==> flow/design.v <==
	module clk_1M(clk0, rst_n, clk_1M, tick);
	input clk0, rst_n;
	output clk_1M;
	output tick;	 
	reg [7:0] cnt;
	reg clk_1M;
	assign tick = (cnt == 8'd19) && !clk_1M;
	always@(posedge clk0 or negedge rst_n)
	begin
		if(!rst_n)	
		begin
			cnt <= 0;
			clk_1M <= 0;
		end
		else
		begin
			if(cnt == 8'd19) 
			begin
				cnt <= 0;
				clk_1M <= ~clk_1M;
			end
			else	cnt <= cnt + 8'h1;
		end
	end
	endmodule
module Encoder(clk, en, clk_rd, chA, chB, rst_n, data);
  input       clk;
  input       en;
  input       rst_n;
  input       chA, chB;
  input       clk_rd;
  output[15:0] data;
  reg[15:0]    data;                                     
  reg[15:0]    databuf;
  reg[1:0]     state;                                     
  reg[1:0]	   state_r1, state_r2;
  wire         outputflag;                                
  reg          clk_rd_r1;
  reg		   	clk_rd_r0;
  wire [1:0]	state_pre, state_last;
  assign outputflag = (clk_rd_r0 & (~clk_rd_r1));
  assign state_pre = state & state_r1;
  assign state_last = state_r1 & state_r2;
  always@(posedge clk or negedge rst_n)
  begin
    if(!rst_n)
    begin
      state <= 0;
      databuf <= 0;
      data <= 0;
      clk_rd_r0 <= 0;
      clk_rd_r1 <= 0;
      state_r1 <= 0;
      state_r2 <= 0;
    end
    else if(en)
      begin
        state[0] <= chA;
        state[1] <= chB;
        clk_rd_r0 <= clk_rd;
        clk_rd_r1 <= clk_rd_r0;
        state_r1 <= state;
        state_r2 <= state_r1;
        if(outputflag)  
        begin
          data <= databuf;
          databuf <= 0;
        end
        else
        begin
			case({state_last, state_pre})
			4'b0010:  databuf <= databuf - 16'd1;
			4'b1011:  databuf <= databuf - 16'd1;
			4'b1101:  databuf <= databuf - 16'd1;
			4'b0100:  databuf <= databuf - 16'd1;
			4'b0001:  databuf <= databuf + 16'd1;
			4'b0111:  databuf <= databuf + 16'd1;
			4'b1110:  databuf <= databuf + 16'd1;
			4'b1000:  databuf <= databuf + 16'd1;
			default:  databuf <= databuf;
			endcase
		end
      end
  end
  endmodule
module IncEncoderGroup(clk_encoder, en, rst_n, RD, chA, chB,
								data_out0, data_out1, data_out2, data_out3, data_out4, data_out5, data_out6);
input clk_encoder, en, rst_n;
input RD;
input [6:0]chA;
input [6:0]chB;
output [15:0]data_out0;
output [15:0]data_out1;
output [15:0]data_out2;
output [15:0]data_out3;
output [15:0]data_out4;
output [15:0]data_out5;
output [15:0]data_out6;
	Encoder	encoder_0(
					.clk(clk_encoder), 
					.en(en), 
					.clk_rd(~RD), 
					.chA(chA[0]), 
					.chB(chB[0]), 
					.rst_n(rst_n), 
					.data(data_out0)
					);
	Encoder	encoder_1(
					.clk(clk_encoder), 
					.en(en), 
					.clk_rd(~RD), 
					.chA(chA[1]), 
					.chB(chB[1]), 
					.rst_n(rst_n), 
					.data(data_out1)
					);
	Encoder	encoder_2(
					.clk(clk_encoder), 
					.en(en), 
					.clk_rd(~RD), 
					.chA(chA[2]), 
					.chB(chB[2]), 
					.rst_n(rst_n), 
					.data(data_out2)
					);
	Encoder	encoder_3(
					.clk(clk_encoder), 
					.en(en), 
					.clk_rd(~RD), 
					.chA(chA[3]), 
					.chB(chB[3]), 
					.rst_n(rst_n), 
					.data(data_out3)
					);
	Encoder	encoder_4(
					.clk(clk_encoder), 
					.en(en), 
					.clk_rd(~RD), 
					.chA(chA[4]), 
					.chB(chB[4]), 
					.rst_n(rst_n), 
					.data(data_out4)
					);
	Encoder	encoder_5(
					.clk(clk_encoder), 
					.en(en), 
					.clk_rd(~RD), 
					.chA(chA[5]), 
					.chB(chB[5]), 
					.rst_n(rst_n), 
					.data(data_out5)
					);
	Encoder	encoder_6(
					.clk(clk_encoder), 
					.en(en), 
					.clk_rd(~RD), 
					.chA(chA[6]), 
					.chB(chB[6]), 
					.rst_n(rst_n), 
					.data(data_out6)
					);
	endmodule
module AbsEncoder(clk, 
						clk_rd, 
						rst_n, data_in, cs0_n, cs1_n, busy0, convst, enc_rst, 
						data_out0, data_out1, data_out2, data_out3, data_out4, data_out5, data_out6, data_out7, 
						data_out8, data_out9, data_outA, data_outB, data_outC, data_outD, data_outE, data_outF 
						);
	input clk, rst_n, busy0;
	input clk_rd;
	input[15:0] 	data_in;
	output 			convst, enc_rst, cs0_n, cs1_n;
	output[15:0]	data_out0;
	output[15:0]	data_out1;
	output[15:0]	data_out2;
	output[15:0]	data_out3;
	output[15:0]	data_out4;
	output[15:0]	data_out5;
	output[15:0]	data_out6;
	output[15:0]	data_out7;
	output[15:0]	data_out8;
	output[15:0]	data_out9;
	output[15:0]	data_outA;
	output[15:0]	data_outB;
	output[15:0]	data_outC;
	output[15:0]	data_outD;
	output[15:0]	data_outE;
	output[15:0]	data_outF;
	reg[15:0]		data_out0;	
	reg[15:0]		data_out1;
	reg[15:0]		data_out2;
	reg[15:0]		data_out3;
	reg[15:0]		data_out4;
	reg[15:0]		data_out5;
	reg[15:0]		data_out6;
	reg[15:0]		data_out7;
	reg[15:0]		data_out8;
	reg[15:0]		data_out9;
	reg[15:0]		data_outA;
	reg[15:0]		data_outB;
	reg[15:0]		data_outC;
	reg[15:0]		data_outD;
	reg[15:0]		data_outE;
	reg[15:0]		data_outF;
	reg				convst, enc_rst, cs0_n, cs1_n;
	reg[2:0]		enc_rst_cnt;
	reg[7:0]		data_cnt;
	reg[3:0]		convst_cnt;
	wire        outputflag;                                
	reg         clk_rd_r1;
	reg		   clk_rd_r0;
	assign outputflag = (clk_rd_r0 & (~clk_rd_r1));
	always@ (posedge clk or negedge rst_n)
	begin
		if(!rst_n)
		begin
			enc_rst <= 1'b1;
			enc_rst_cnt <= 0;
		end
		else
		begin
			if(enc_rst_cnt == 3'b111)
				enc_rst <= 0;
			else
				enc_rst_cnt <= enc_rst_cnt + 3'b001;
		end
	end
	reg busy0_r;
	reg rd_start;
	wire busy0_neg;
	assign busy0_neg = (busy0_r & (~busy0));	 
	always@ (posedge clk or negedge rst_n)
	begin
		if(!rst_n)
		begin
			busy0_r <= 1'b0;
			clk_rd_r0 <= 1'b0;
			clk_rd_r1 <= 1'b0;
		end
		else
		begin
			busy0_r <= busy0;
         clk_rd_r0 <= clk_rd;
         clk_rd_r1 <= clk_rd_r0;
		end
	end
	always@ (posedge clk or negedge rst_n)
	begin
		if(!rst_n)
		begin
			data_cnt <= 0;
		end
		else
		begin
			if(rd_start)
				data_cnt <= data_cnt + 8'h1;
			else
				data_cnt <= 8'd0;
		end
	end
	always@ (posedge clk or negedge rst_n)
	begin
		if(!rst_n)
		begin
			convst_cnt <= 0;
		end
		else
		begin
			if(!convst)
				convst_cnt <= convst_cnt + 4'h1;
			else
				convst_cnt <= 4'd0;
		end
	end	
	always@ (posedge clk or negedge rst_n)
	begin
		if(!rst_n)
		begin
			data_out0 <= 0;
			data_out1 <= 0;
			data_out2 <= 0;
			data_out3 <= 0;
			data_out4 <= 0;
			data_out5 <= 0;
			data_out6 <= 0;
			data_out7 <= 0;
			data_out8 <= 0;
			data_out9 <= 0;
			data_outA <= 0;
			data_outB <= 0;
			data_outC <= 0;
			data_outD <= 0;
			data_outE <= 0;
			data_outF <= 0;
			convst <= 1'b1;			
			cs0_n <= 1'b1;
			cs1_n <= 1'b1;
			rd_start <= 1'b0;
		end
		else
		begin
			if(outputflag && (!enc_rst))
			begin
				convst <= 1'b0;		 
			end
			if(convst_cnt == 4'd4)
				convst <= 1'b1;		 
			if(busy0_neg)				 
			begin
				rd_start <= 1'b1;
			end
			if(rd_start)
			begin
				case(data_cnt)
					8'd0:	
					begin
						cs0_n <= 0;
						cs1_n <= 1;
					end
					8'd1:
					begin
						cs0_n <= 1;
						cs1_n <= 1;
						data_out0 <= data_in;
					end
					8'd2:	
					begin
						cs0_n <= 0;
						cs1_n <= 1;
					end
					8'd3:
					begin
						cs0_n <= 1;
						cs1_n <= 1;
						data_out1 <= data_in;
					end
					8'd4:	
					begin
						cs0_n <= 0;
						cs1_n <= 1;
					end
					8'd5:
					begin
						cs0_n <= 1;
						cs1_n <= 1;
						data_out2 <= data_in;
					end
					8'd6:	
					begin
						cs0_n <= 0;
						cs1_n <= 1;
					end
					8'd7:
					begin
						cs0_n <= 1;
						cs1_n <= 1;
						data_out3 <= data_in;
					end
					8'd8:	
					begin
						cs0_n <= 0;
						cs1_n <= 1;
					end
					8'd9:
					begin
						cs0_n <= 1;
						cs1_n <= 1;
						data_out4 <= data_in;
					end
					8'd10:	
					begin
						cs0_n <= 0;
						cs1_n <= 1;
					end
					8'd11:
					begin
						cs0_n <= 1;
						cs1_n <= 1;
						data_out5 <= data_in;
					end
					8'd12:
					begin
						cs0_n <= 0;
						cs1_n <= 1;
					end
					8'd13:
					begin
						cs0_n <= 1;
						cs1_n <= 1;
						data_out6 <= data_in;
					end
					8'd14:	
					begin
						cs0_n <= 0;
						cs1_n <= 1;
					end
					8'd15:
					begin
						cs0_n <= 1;
						cs1_n <= 1;
						data_out7 <= data_in;
					end
					8'd16:
					begin
						cs0_n <= 1;
						cs1_n <= 0;				
					end
					8'd17:
					begin
						cs0_n <= 1;
						cs1_n <= 1;
						data_out8 <= data_in;
					end
					8'd18:
					begin
						cs0_n <= 1;
						cs1_n <= 0;
					end
					8'd19:
					begin
						cs0_n <= 1;
						cs1_n <= 1;
						data_out9 <= data_in;
					end
					8'd20:	
					begin
						cs0_n <= 1;
						cs1_n <= 0;
					end
					8'd21:
					begin
						cs0_n <= 1;
						cs1_n <= 1;
						data_outA <= data_in;
					end
					8'd22:
					begin
						cs0_n <= 1;
						cs1_n <= 0;
					end
					8'd23:
					begin
						cs0_n <= 1;
						cs1_n <= 1;
						data_outB <= data_in;
					end
					8'd24:
					begin
						cs0_n <= 1;
						cs1_n <= 0;
					end
					8'd25:
					begin
						cs0_n <= 1;
						cs1_n <= 1;
						data_outC <= data_in;
					end
					8'd26:
					begin
						cs0_n <= 1;
						cs1_n <= 0;					
					end
					8'd27:
					begin
						cs0_n <= 1;
						cs1_n <= 1;
						data_outD <= data_in;
					end
					8'd28:
					begin
						cs0_n <= 1;
						cs1_n <= 0;	
					end
					8'd29:
					begin
						cs0_n <= 1;
						cs1_n <= 1;	
						data_outE <= data_in;
					end
					8'd30:
					begin
						cs0_n <= 1;
						cs1_n <= 0;
					end
					8'd31:
					begin
						cs0_n <= 1;
						cs1_n <= 1;	
						data_outF <= data_in;
						rd_start <= 0;
					end
					default:
					begin
						cs0_n <= 1;
						cs1_n <= 1;
					end
				endcase
			end
		end
	end
endmodule
module ParaBus(clk, rst_n, DSP_Add, DSP_Data_in, DSP_Data_out, DSP_Data_oe, WR, RD, CS0, LED,
					IncEncoder1, IncEncoder2, IncEncoder3, IncEncoder4,
					IncEncoder5, IncEncoder6, IncEncoder7, IncEncoderRd,
					AbsEncoder0, AbsEncoder1, AbsEncoder2, AbsEncoder3,
					AbsEncoder4, AbsEncoder5, AbsEncoder6, AbsEncoder7,
					AbsEncoder8, AbsEncoder9, AbsEncoderA, AbsEncoderB,
					AbsEncoderC, AbsEncoderD, AbsEncoderE, AbsEncoderF); 
input clk, rst_n;
input [7:0] DSP_Add;			 
input WR,RD,CS0;				 
input [15:0] IncEncoder1;
input [15:0] IncEncoder2;
input [15:0] IncEncoder3;
input [15:0] IncEncoder4;
input [15:0] IncEncoder5;
input [15:0] IncEncoder6;
input [15:0] IncEncoder7;
input [15:0] AbsEncoder0;
input [15:0] AbsEncoder1;
input [15:0] AbsEncoder2;
input [15:0] AbsEncoder3;
input [15:0] AbsEncoder4;
input [15:0] AbsEncoder5;
input [15:0] AbsEncoder6;
input [15:0] AbsEncoder7;
input [15:0] AbsEncoder8;
input [15:0] AbsEncoder9;
input [15:0] AbsEncoderA;
input [15:0] AbsEncoderB;
input [15:0] AbsEncoderC;
input [15:0] AbsEncoderD;
input [15:0] AbsEncoderE;
input [15:0] AbsEncoderF;
output [3:0] LED;				 
output IncEncoderRd;
input [15:0] DSP_Data_in;
output [15:0] DSP_Data_out;
output DSP_Data_oe;		 
reg [15:0] DSP_Data_reg;
reg [15:0] Control_reg;
reg [3:0] LED_reg; 
reg WR_r, RD_r, oe_reg;
wire wr_rise = WR & ~WR_r;
wire rd_fall = ~RD & RD_r;
always @ (posedge clk or negedge rst_n) 
begin 
	if(!rst_n)
	begin
		Control_reg <= 16'h0000;
		LED_reg <= 4'h0;
	end
	else if(wr_rise && CS0==1'b0)	 
	begin 
		case(DSP_Add)
			6'h00:	
			begin
				Control_reg <= DSP_Data_in;
			end
			6'h01: 		 
			begin 
				LED_reg <= DSP_Data_in[3:0]; 
			end
		endcase 
	end 
end 
always @ (posedge clk or negedge rst_n)
begin 
if(!rst_n)
    DSP_Data_reg <= 16'h0000;
else if(rd_fall && CS0 == 1'b0)	 
    begin
		case(DSP_Add)
			6'h00:
			begin
				DSP_Data_reg <= Control_reg;
			end
        	6'h10:	
			begin 
				DSP_Data_reg <= IncEncoder1;	
			end
        	6'h11:	
			begin 
				DSP_Data_reg <= IncEncoder2;	
			end
        	6'h12:	
			begin 
				DSP_Data_reg <= IncEncoder3;	
			end
        	6'h13:	
			begin 
				DSP_Data_reg <= IncEncoder4;	
			end
        	6'h14:	
			begin 
				DSP_Data_reg <= IncEncoder5;	
			end
        	6'h15:	
			begin 
				DSP_Data_reg <= IncEncoder6;	
			end
        	6'h16:	
			begin 
				DSP_Data_reg <= IncEncoder7;	
			end
        	6'h20:	
			begin 
				DSP_Data_reg <= AbsEncoder0;	
			end
        	6'h21:	
			begin 
				DSP_Data_reg <= AbsEncoder1;	
			end
        	6'h22:	
			begin 
				DSP_Data_reg <= AbsEncoder2;	
			end
        	6'h23:	
			begin 
				DSP_Data_reg <= AbsEncoder3;	
			end
        	6'h24:	
			begin 
				DSP_Data_reg <= AbsEncoder4;	
			end
        	6'h25:	
			begin 
				DSP_Data_reg <= AbsEncoder5;	
			end
        	6'h26:	
			begin 
				DSP_Data_reg <= AbsEncoder6;	
			end			
       	6'h27:	
			begin 
				DSP_Data_reg <= AbsEncoder7;	
			end
        	6'h28:	
			begin 
				DSP_Data_reg <= AbsEncoder8;	
			end
        	6'h29:	
			begin 
				DSP_Data_reg <= AbsEncoder9;	
			end
        	6'h2A:	
			begin 
				DSP_Data_reg <= AbsEncoderA;	
			end
        	6'h2B:	
			begin 
				DSP_Data_reg <= AbsEncoderB;	
			end
        	6'h2C:	
			begin 
				DSP_Data_reg <= AbsEncoderC;	
			end
        	6'h2D:	
			begin 
				DSP_Data_reg <= AbsEncoderD;	
			end
        	6'h2E:	
			begin 
				DSP_Data_reg <= AbsEncoderE;	
			end			
       	6'h2F:	
			begin 
				DSP_Data_reg <= AbsEncoderF;	
			end	
			endcase 
	end 
end
assign IncEncoderRd = Control_reg[0];
assign LED = LED_reg;
always @ (posedge clk or negedge rst_n)
begin
	if(!rst_n)
	begin
		WR_r <= 1'b1;
		RD_r <= 1'b1;
		oe_reg <= 1'b0;
	end
	else
	begin
		WR_r <= WR;
		RD_r <= RD;
		oe_reg <= (CS0 == 1'b0 && RD == 1'b0);
	end
end
assign DSP_Data_out = DSP_Data_reg;
assign DSP_Data_oe = oe_reg;
endmodule 
module sample_dsp(
	input         clk_20M,
	input         rst_n,
	input         WR,
	input         RD,
	input         CS0,
	input  [7:0]  DSP_Add,
	input  [15:0] DSP_Data_in,
	output [15:0] DSP_Data_out,
	output        DSP_Data_oe,
	input  [6:0]  chAn,
	input  [6:0]  chBn,
	input  [15:0] data_in,
	input         busy0,
	output [3:0]  LED,
	output        cs0_n,
	output        cs1_n,
	output        convst,
	output        enc_rst
);
	wire        clk_1M, tick_1M;
	wire        IncEncoderRd;
	wire [15:0] inc0, inc1, inc2, inc3, inc4, inc5, inc6;
	wire [15:0] abs0, abs1, abs2, abs3, abs4, abs5, abs6, abs7;
	wire [15:0] abs8, abs9, absA, absB, absC, absD, absE, absF;
	clk_1M inst45(.clk0(clk_20M), .rst_n(rst_n), .clk_1M(clk_1M), .tick(tick_1M));
	IncEncoderGroup inst(
		.clk_encoder(clk_20M), .en(tick_1M), .rst_n(rst_n), .RD(IncEncoderRd),
		.chA(~chAn), .chB(~chBn),
		.data_out0(inc0), .data_out1(inc1), .data_out2(inc2), .data_out3(inc3),
		.data_out4(inc4), .data_out5(inc5), .data_out6(inc6));
	AbsEncoder inst1(
		.clk(clk_20M), .clk_rd(IncEncoderRd), .rst_n(rst_n),
		.data_in(data_in), .cs0_n(cs0_n), .cs1_n(cs1_n), .busy0(busy0),
		.convst(convst), .enc_rst(enc_rst),
		.data_out0(abs0), .data_out1(abs1), .data_out2(abs2), .data_out3(abs3),
		.data_out4(abs4), .data_out5(abs5), .data_out6(abs6), .data_out7(abs7),
		.data_out8(abs8), .data_out9(abs9), .data_outA(absA), .data_outB(absB),
		.data_outC(absC), .data_outD(absD), .data_outE(absE), .data_outF(absF));
	ParaBus ParaBusInst(
		.clk(clk_20M), .rst_n(rst_n),
		.DSP_Add(DSP_Add), .DSP_Data_in(DSP_Data_in), .DSP_Data_out(DSP_Data_out),
		.DSP_Data_oe(DSP_Data_oe), .WR(WR), .RD(RD), .CS0(CS0), .LED(LED),
		.IncEncoder1(inc0), .IncEncoder2(inc1), .IncEncoder3(inc2), .IncEncoder4(inc3),
		.IncEncoder5(inc4), .IncEncoder6(inc5), .IncEncoder7(inc6), .IncEncoderRd(IncEncoderRd),
		.AbsEncoder0(abs0), .AbsEncoder1(abs1), .AbsEncoder2(abs2), .AbsEncoder3(abs3),
		.AbsEncoder4(abs4), .AbsEncoder5(abs5), .AbsEncoder6(abs6), .AbsEncoder7(abs7),
		.AbsEncoder8(abs8), .AbsEncoder9(abs9), .AbsEncoderA(absA), .AbsEncoderB(absB),
		.AbsEncoderC(absC), .AbsEncoderD(absD), .AbsEncoderE(absE), .AbsEncoderF(absF));
endmodule
* Step by step through the tools: sample_dsp
Tool output for the design above, in the order of the flow.
Lines are those of the file above, counted from 1.
Operators: Yosys type, input widths -> output width; for muxes data width and select width s.
The mark -- stands for no value.
- Design top :: sample_dsp
- Clock :: clk_20M
- Standard-cell library :: sky130hd
- Library corner :: tt_025C_1v80

* Word-level counts
Yosys after proc, flatten, opt, wreduce and memory -nomap, before mapping. Memory bits, and registers merged into a memory's read port (data or address), are not among the register bits. Print and check cells are not counted. Equal cells are merged and count once.
- $add $sub $neg :: 18
- $mul :: 0
- Divide/modulo/power cells :: 0
- Magnitude comparators :: 0
- Eq/ne operators :: 114
- Shift-type cells :: 0
- Muxes and demuxes :: 25
- Bitwise operators :: 29
- Reduce/logical cells :: 61
** Operator list (count)
- $pmux 16 s24 :: 1
- $pmux 16 s2 :: 7
- $eq 8x5->1 const B :: 24
- $eq 8x6->1 const B :: 16
- $add 16x1->16 const B :: 7
- $sub 16x1->16 const B :: 7
- $eq 4x4->1 const B :: 28
- $mux 16 :: 7
- $eq 8x4->1 const B :: 8
- $eq 4x3->1 const B :: 15
- $reduce_or 4->1 :: 14
- $reduce_and 2->1 :: 27
- $eq 8x3->1 const B :: 4
- $and 2x2->2 :: 14
- $eq 4x1->1 const B :: 7
- $eq 4x2->1 const B :: 7
- $reduce_bool 24->1 :: 1
- $reduce_bool 3->1 :: 7
- $add 8x1->8 const B :: 2
- $eq 8x1->1 const B :: 2
- $eq 8x2->1 const B :: 2
- $logic_not 8->1 :: 2
- $reduce_or 8->1 :: 2
- $mux 8 :: 2
- $not 7->7 :: 2
- $not 1->1 :: 8
- $mux 1 :: 7
- $and 1x1->1 :: 5
Not listed: further kinds 7, cells in them 12.
- Register bits :: 595
- Bits in latches :: 0
- Memory bits (writable) :: 0
- ROM bits :: 0
- Word width x clocked read ports :: 0
- Memory cells :: 0
- Input bits :: 60
- Output and inout port bits :: 25
- Cells after elaboration :: 326

* Logic depth
Depth = most cells in a row (Yosys ltp): at word level without a register or memory, in the mapped netlist without a sequential cell, where the memories' decode and read muxes count.
- Word-level depth :: 5
- ABC_AREA :: 0
- Gate-level depth with buffers :: 18
- Gate-level depth less buffers :: 17

* Netlist
The flow's flattened synthesis, as Yosys stat reports it; memories are mapped. The netlist is that of the ABC_AREA named above (0 if unset); the other value can give another one.
- Standard cells after synthesis :: 2726
- Synthesis area :: 30453.0 um^2
- Area of sequential cells :: 14896.8 um^2
- Flip-flops :: 595
- Buffer cells :: 158
** Cells by type
- sky130_fd_sc_hd__dfrtp_1 :: count 589, area in all 1.47E+04 um^2
- sky130_fd_sc_hd__mux2_2 :: count 401, area in all 4.52E+03 um^2
- sky130_fd_sc_hd__ha_1 :: count 107, area in all 1.34E+03 um^2
- sky130_fd_sc_hd__nand2_1 :: count 298, area in all 1.12E+03 um^2
- sky130_fd_sc_hd__o21ai_0 :: count 139, area in all 695.667 um^2
- sky130_fd_sc_hd__xnor2_1 :: count 64, area in all 560.538 um^2
- sky130_fd_sc_hd__a21oi_1 :: count 95, area in all 475.456 um^2
- sky130_fd_sc_hd__xor2_1 :: count 48, area in all 420.403 um^2
- sky130_fd_sc_hd__clkbuf_1 :: count 108, area in all 405.389 um^2
- sky130_fd_sc_hd__mux2i_1 :: count 40, area in all 400.384 um^2
- sky130_fd_sc_hd__a22oi_1 :: count 53, area in all 397.882 um^2
- sky130_fd_sc_hd__a22o_1 :: count 45, area in all 394.128 um^2
- sky130_fd_sc_hd__nor2_1 :: count 98, area in all 367.853 um^2
- sky130_fd_sc_hd__a21o_1 :: count 41, area in all 307.795 um^2
- sky130_fd_sc_hd__nand3_1 :: count 55, area in all 275.264 um^2
- sky130_fd_sc_hd__o31ai_1 :: count 34, area in all 255.245 um^2
- sky130_fd_sc_hd__a221oi_1 :: count 23, area in all 201.443 um^2
- sky130_fd_sc_hd__o21a_1 :: count 26, area in all 195.187 um^2
Other cell types: 58; their cells: 462.
By module: a second synthesis without flattening, with its own total; a netlist apart from the flattened one above.
- Cell total of the unflattened synthesis :: 2890
- Area total of the unflattened synthesis :: 33096.7 um^2
Each row is one instance without its submodules.
** Modules
- Encoder :: times used 7, cells 223, area 2341.0 um^2, sequential area 1001.0 um^2
- AbsEncoder :: times used 1, cells 661, area 11008.1 um^2, sequential area 6986.7 um^2
- ParaBus :: times used 1, cells 619, area 5242.5 um^2, sequential area 978.4 um^2
- clk_1M :: times used 1, cells 34, area 402.9 um^2, sequential area 225.2 um^2
- sample_dsp :: times used 1, cells 14, area 52.6 um^2, sequential area 0.0 um^2
- IncEncoderGroup :: times used 1, cells 1, area 3.8 um^2, sequential area 0.0 um^2

* Timing after synthesis
OpenSTA on the mapped netlist: ideal clock, no wires. The path of least setup slack (recovery checks aside). Input and output delay are each 20% of the period. Register names are those of the netlist, which keeps one name where synthesis merged equal registers.
- Path kind :: register to register
- Start :: register inst.encoder_1.state[1]
- End :: register inst.encoder_1.databuf[15]
- Period :: 5.0 ns
- Setup time :: 0.118 ns
- Launch time at the first pin :: 0.000 ns
- Arrival :: 3.693 ns
- Required time :: 4.882 ns
- Slack :: 1.189 ns
- Path delay :: 3.811 ns
- Driving pins on the path :: 18
- Buffers on the path :: 1
- Period reached after synthesis :: 3.811 ns
"path delay" is the arrival time less input delay plus setup time.
"driving pins on the path" counts driving pins, that of a launching flip-flop among them; a cell with two outputs on the path counts twice.
"period reached after synthesis" = period - worst setup slack (recovery checks aside). The figure is calculated, with input and output delays left at 20% of the set period.
Between the ends stands the longest chain of elaborated cells between them, by number of cells; it is not shown to be the way that was timed. Of several equally long chains one is given.
Each line given opens the expression or statement behind the cell; cells for indexed reads and writes are added by Yosys, which also makes memories of some case tables.
A register here has more assigning lines than the two given.
- Path through :: sky130_fd_sc_hd__dfrtp_1 sky130_fd_sc_hd__clkbuf_1 sky130_fd_sc_hd__nand3_1 sky130_fd_sc_hd__o21a_1 sky130_fd_sc_hd__o22ai_1 sky130_fd_sc_hd__nand2_1 sky130_fd_sc_hd__o21ai_0 sky130_fd_sc_hd__a21oi_1 sky130_fd_sc_hd__ha_1 sky130_fd_sc_hd__a21oi_1 sky130_fd_sc_hd__o211ai_1 sky130_fd_sc_hd__a2111oi_0 sky130_fd_sc_hd__o31ai_1 sky130_fd_sc_hd__a21o_1 sky130_fd_sc_hd__a21boi_1 sky130_fd_sc_hd__nand4b_1 sky130_fd_sc_hd__a41o_1 sky130_fd_sc_hd__a21o_1
- Length of the longest elaborated chain :: 5
- Elaborated cells between the ends (all ways) :: 15
- Source lines of those cells :: 3
- Those cells by class :: 8 x eq/ne; 2 x mux; 1 x logic; 4 x reduce/logical
** Ends and longest elaborated chain, post-synthesis
- from (decl) :: line 35 : reg[1:0]     state;
- from (assign) :: line 48 : state <= 0;
- from (assign) :: line 59 : state[1] <= chB;
- $and 2x2->2 :: line 42 : assign state_pre = state & state_r1;
- $eq 4x4->1 :: line 71 : case({state_last, state_pre})
- $reduce_or 4->1
- $pmux 16 s2 :: line 71
- $mux 16 :: line 64 : if(outputflag)
- to (assign) :: line 72 : 4'b0010: databuf <= databuf - 16'd1;
- to (assign) :: line 73 : 4'b1011: databuf <= databuf - 16'd1;
- to (decl) :: line 34 : reg[15:0]    databuf;

* Path in the finished layout
Path of least setup slack in the final report of flow run 1 (OpenROAD, finished layout, wires in). Where an end is a register, its clock arrival counts in the times.
- Path kind :: register to register
- Start :: register inst.encoder_3.state[1]
- End :: register inst.encoder_3.databuf[15]
- Period :: 4.43 ns
- Setup time :: 0.13 ns
- Launch time at the first pin :: 0.61 ns
- Arrival :: 4.44 ns
- Required time :: 4.90 ns
- Slack :: 0.45 ns
- Driving pins on the path :: 18
- Buffers on the path :: 1
Between the ends stands the longest chain of elaborated cells between them, by number of cells; it is not shown to be the way that was timed. Of several equally long chains one is given.
A register here has more assigning lines than the two given.
- Path through :: sky130_fd_sc_hd__dfrtp_1 sky130_fd_sc_hd__nand3_1 sky130_fd_sc_hd__o21a_1 sky130_fd_sc_hd__o22ai_1 sky130_fd_sc_hd__a21oi_1 sky130_fd_sc_hd__o21ai_0 sky130_fd_sc_hd__buf_4 sky130_fd_sc_hd__inv_1 sky130_fd_sc_hd__ha_1 sky130_fd_sc_hd__a211oi_1 sky130_fd_sc_hd__o21ai_0 sky130_fd_sc_hd__a31oi_1 sky130_fd_sc_hd__o2111ai_1 sky130_fd_sc_hd__a311oi_2 sky130_fd_sc_hd__xor2_1 sky130_fd_sc_hd__a21oi_1 sky130_fd_sc_hd__o21ai_0 sky130_fd_sc_hd__o31ai_1
- Length of the longest elaborated chain :: 5
- Elaborated cells between the ends (all ways) :: 15
- Source lines of those cells :: 3
- Those cells by class :: 8 x eq/ne; 2 x mux; 1 x logic; 4 x reduce/logical
** Ends and longest elaborated chain, after layout
- from (decl) :: line 35 : reg[1:0]     state;
- from (assign) :: line 48 : state <= 0;
- from (assign) :: line 59 : state[1] <= chB;
- $and 2x2->2 :: line 42 : assign state_pre = state & state_r1;
- $eq 4x4->1 :: line 71 : case({state_last, state_pre})
- $reduce_or 4->1
- $pmux 16 s2 :: line 71
- $mux 16 :: line 64 : if(outputflag)
- to (assign) :: line 72 : 4'b0010: databuf <= databuf - 16'd1;
- to (assign) :: line 73 : 4'b1011: databuf <= databuf - 16'd1;
- to (decl) :: line 34 : reg[15:0]    databuf;

Data sheet: physical implementation of sample_dsp

Settings and measured results of 3 stored flow runs for module sample_dsp (sky130hd), not sorted in any way. The constraints put input and output delay at 20% of the set period each and load the outputs with 0.01 pF.
By "clock period achieved" is meant the clock period of the run minus its worst setup slack. This is arithmetic on one report: input and output delays are still those of the set period (20% each).
"time used up by the worst setup path" is the time allowed to the run's worst setup path (the clock period less input and output delay, where it has them) less its slack. Clock arrival times count: a late capture clock shortens it, a late launch clock lengthens it.
"overall power" is the tool's figure for a default switching activity; nothing was simulated.

** Flow run 1
- Settings :: CORE_UTILIZATION=40; period_ns=4.43; CAP_MARGIN=20; CORE_MARGIN=2; SLEW_MARGIN=20
- Utilization after routing :: 0.458
- Area inside the die boundary :: 78355.2 um^2
- Standard-cell area after layout :: 34649.5 um^2
- Synthesized cell area :: 30453.0 um^2
- Time used up by the worst setup path :: 3.98 ns
- Critical path kind :: register to register
- Overall power :: 15591 uW
- Final setup TNS :: 0.000 ns
- Worst setup slack after layout :: 0.454 ns
- Clock period achieved :: 3.976 ns

** Flow run 2
- Settings :: ABC_AREA=1; CAP_MARGIN=30; CELL_PAD_IN_SITES_DETAIL_PLACEMENT=1; CELL_PAD_IN_SITES_GLOBAL_PLACEMENT=2; CORE_MARGIN=6; CORE_UTILIZATION=40; CTS_CLUSTER_SIZE=80; GPL_ROUTABILITY_DRIVEN=0; MIN_ROUTING_LAYER=met1; PLACE_DENSITY_LB_ADDON=0.03; TNS_END_PERCENT=10; period_ns=7.79; SLEW_MARGIN=20
- Time used up by the worst setup path :: 2.20 ns
- Critical path kind :: input to register
- Synthesized cell area :: 31203.7 um^2
- Area inside the die boundary :: 84855.7 um^2
- Overall power :: 9120 uW
- Final setup TNS :: 0.000 ns
- Worst setup slack after layout :: 4.036 ns
- Clock period achieved :: 3.754 ns
- Utilization after routing :: 0.464
- Standard-cell area after layout :: 35521.6 um^2

** Flow run 3
- Settings :: ABC_AREA=1; CAP_MARGIN=10; CELL_PAD_IN_SITES_DETAIL_PLACEMENT=2; CELL_PAD_IN_SITES_GLOBAL_PLACEMENT=1; CORE_ASPECT_RATIO=1.82; CORE_MARGIN=5; CORE_UTILIZATION=50; CTS_CLUSTER_SIZE=36; GPL_ROUTABILITY_DRIVEN=1; GPL_TIMING_DRIVEN=0; HOLD_SLACK_MARGIN=0.26; MAX_ROUTING_LAYER=met4; PLACE_DENSITY_LB_ADDON=0.11; TNS_END_PERCENT=70; period_ns=7.88; SLEW_MARGIN=20
- Outcome :: unfinished; error DPL-0033 in placement
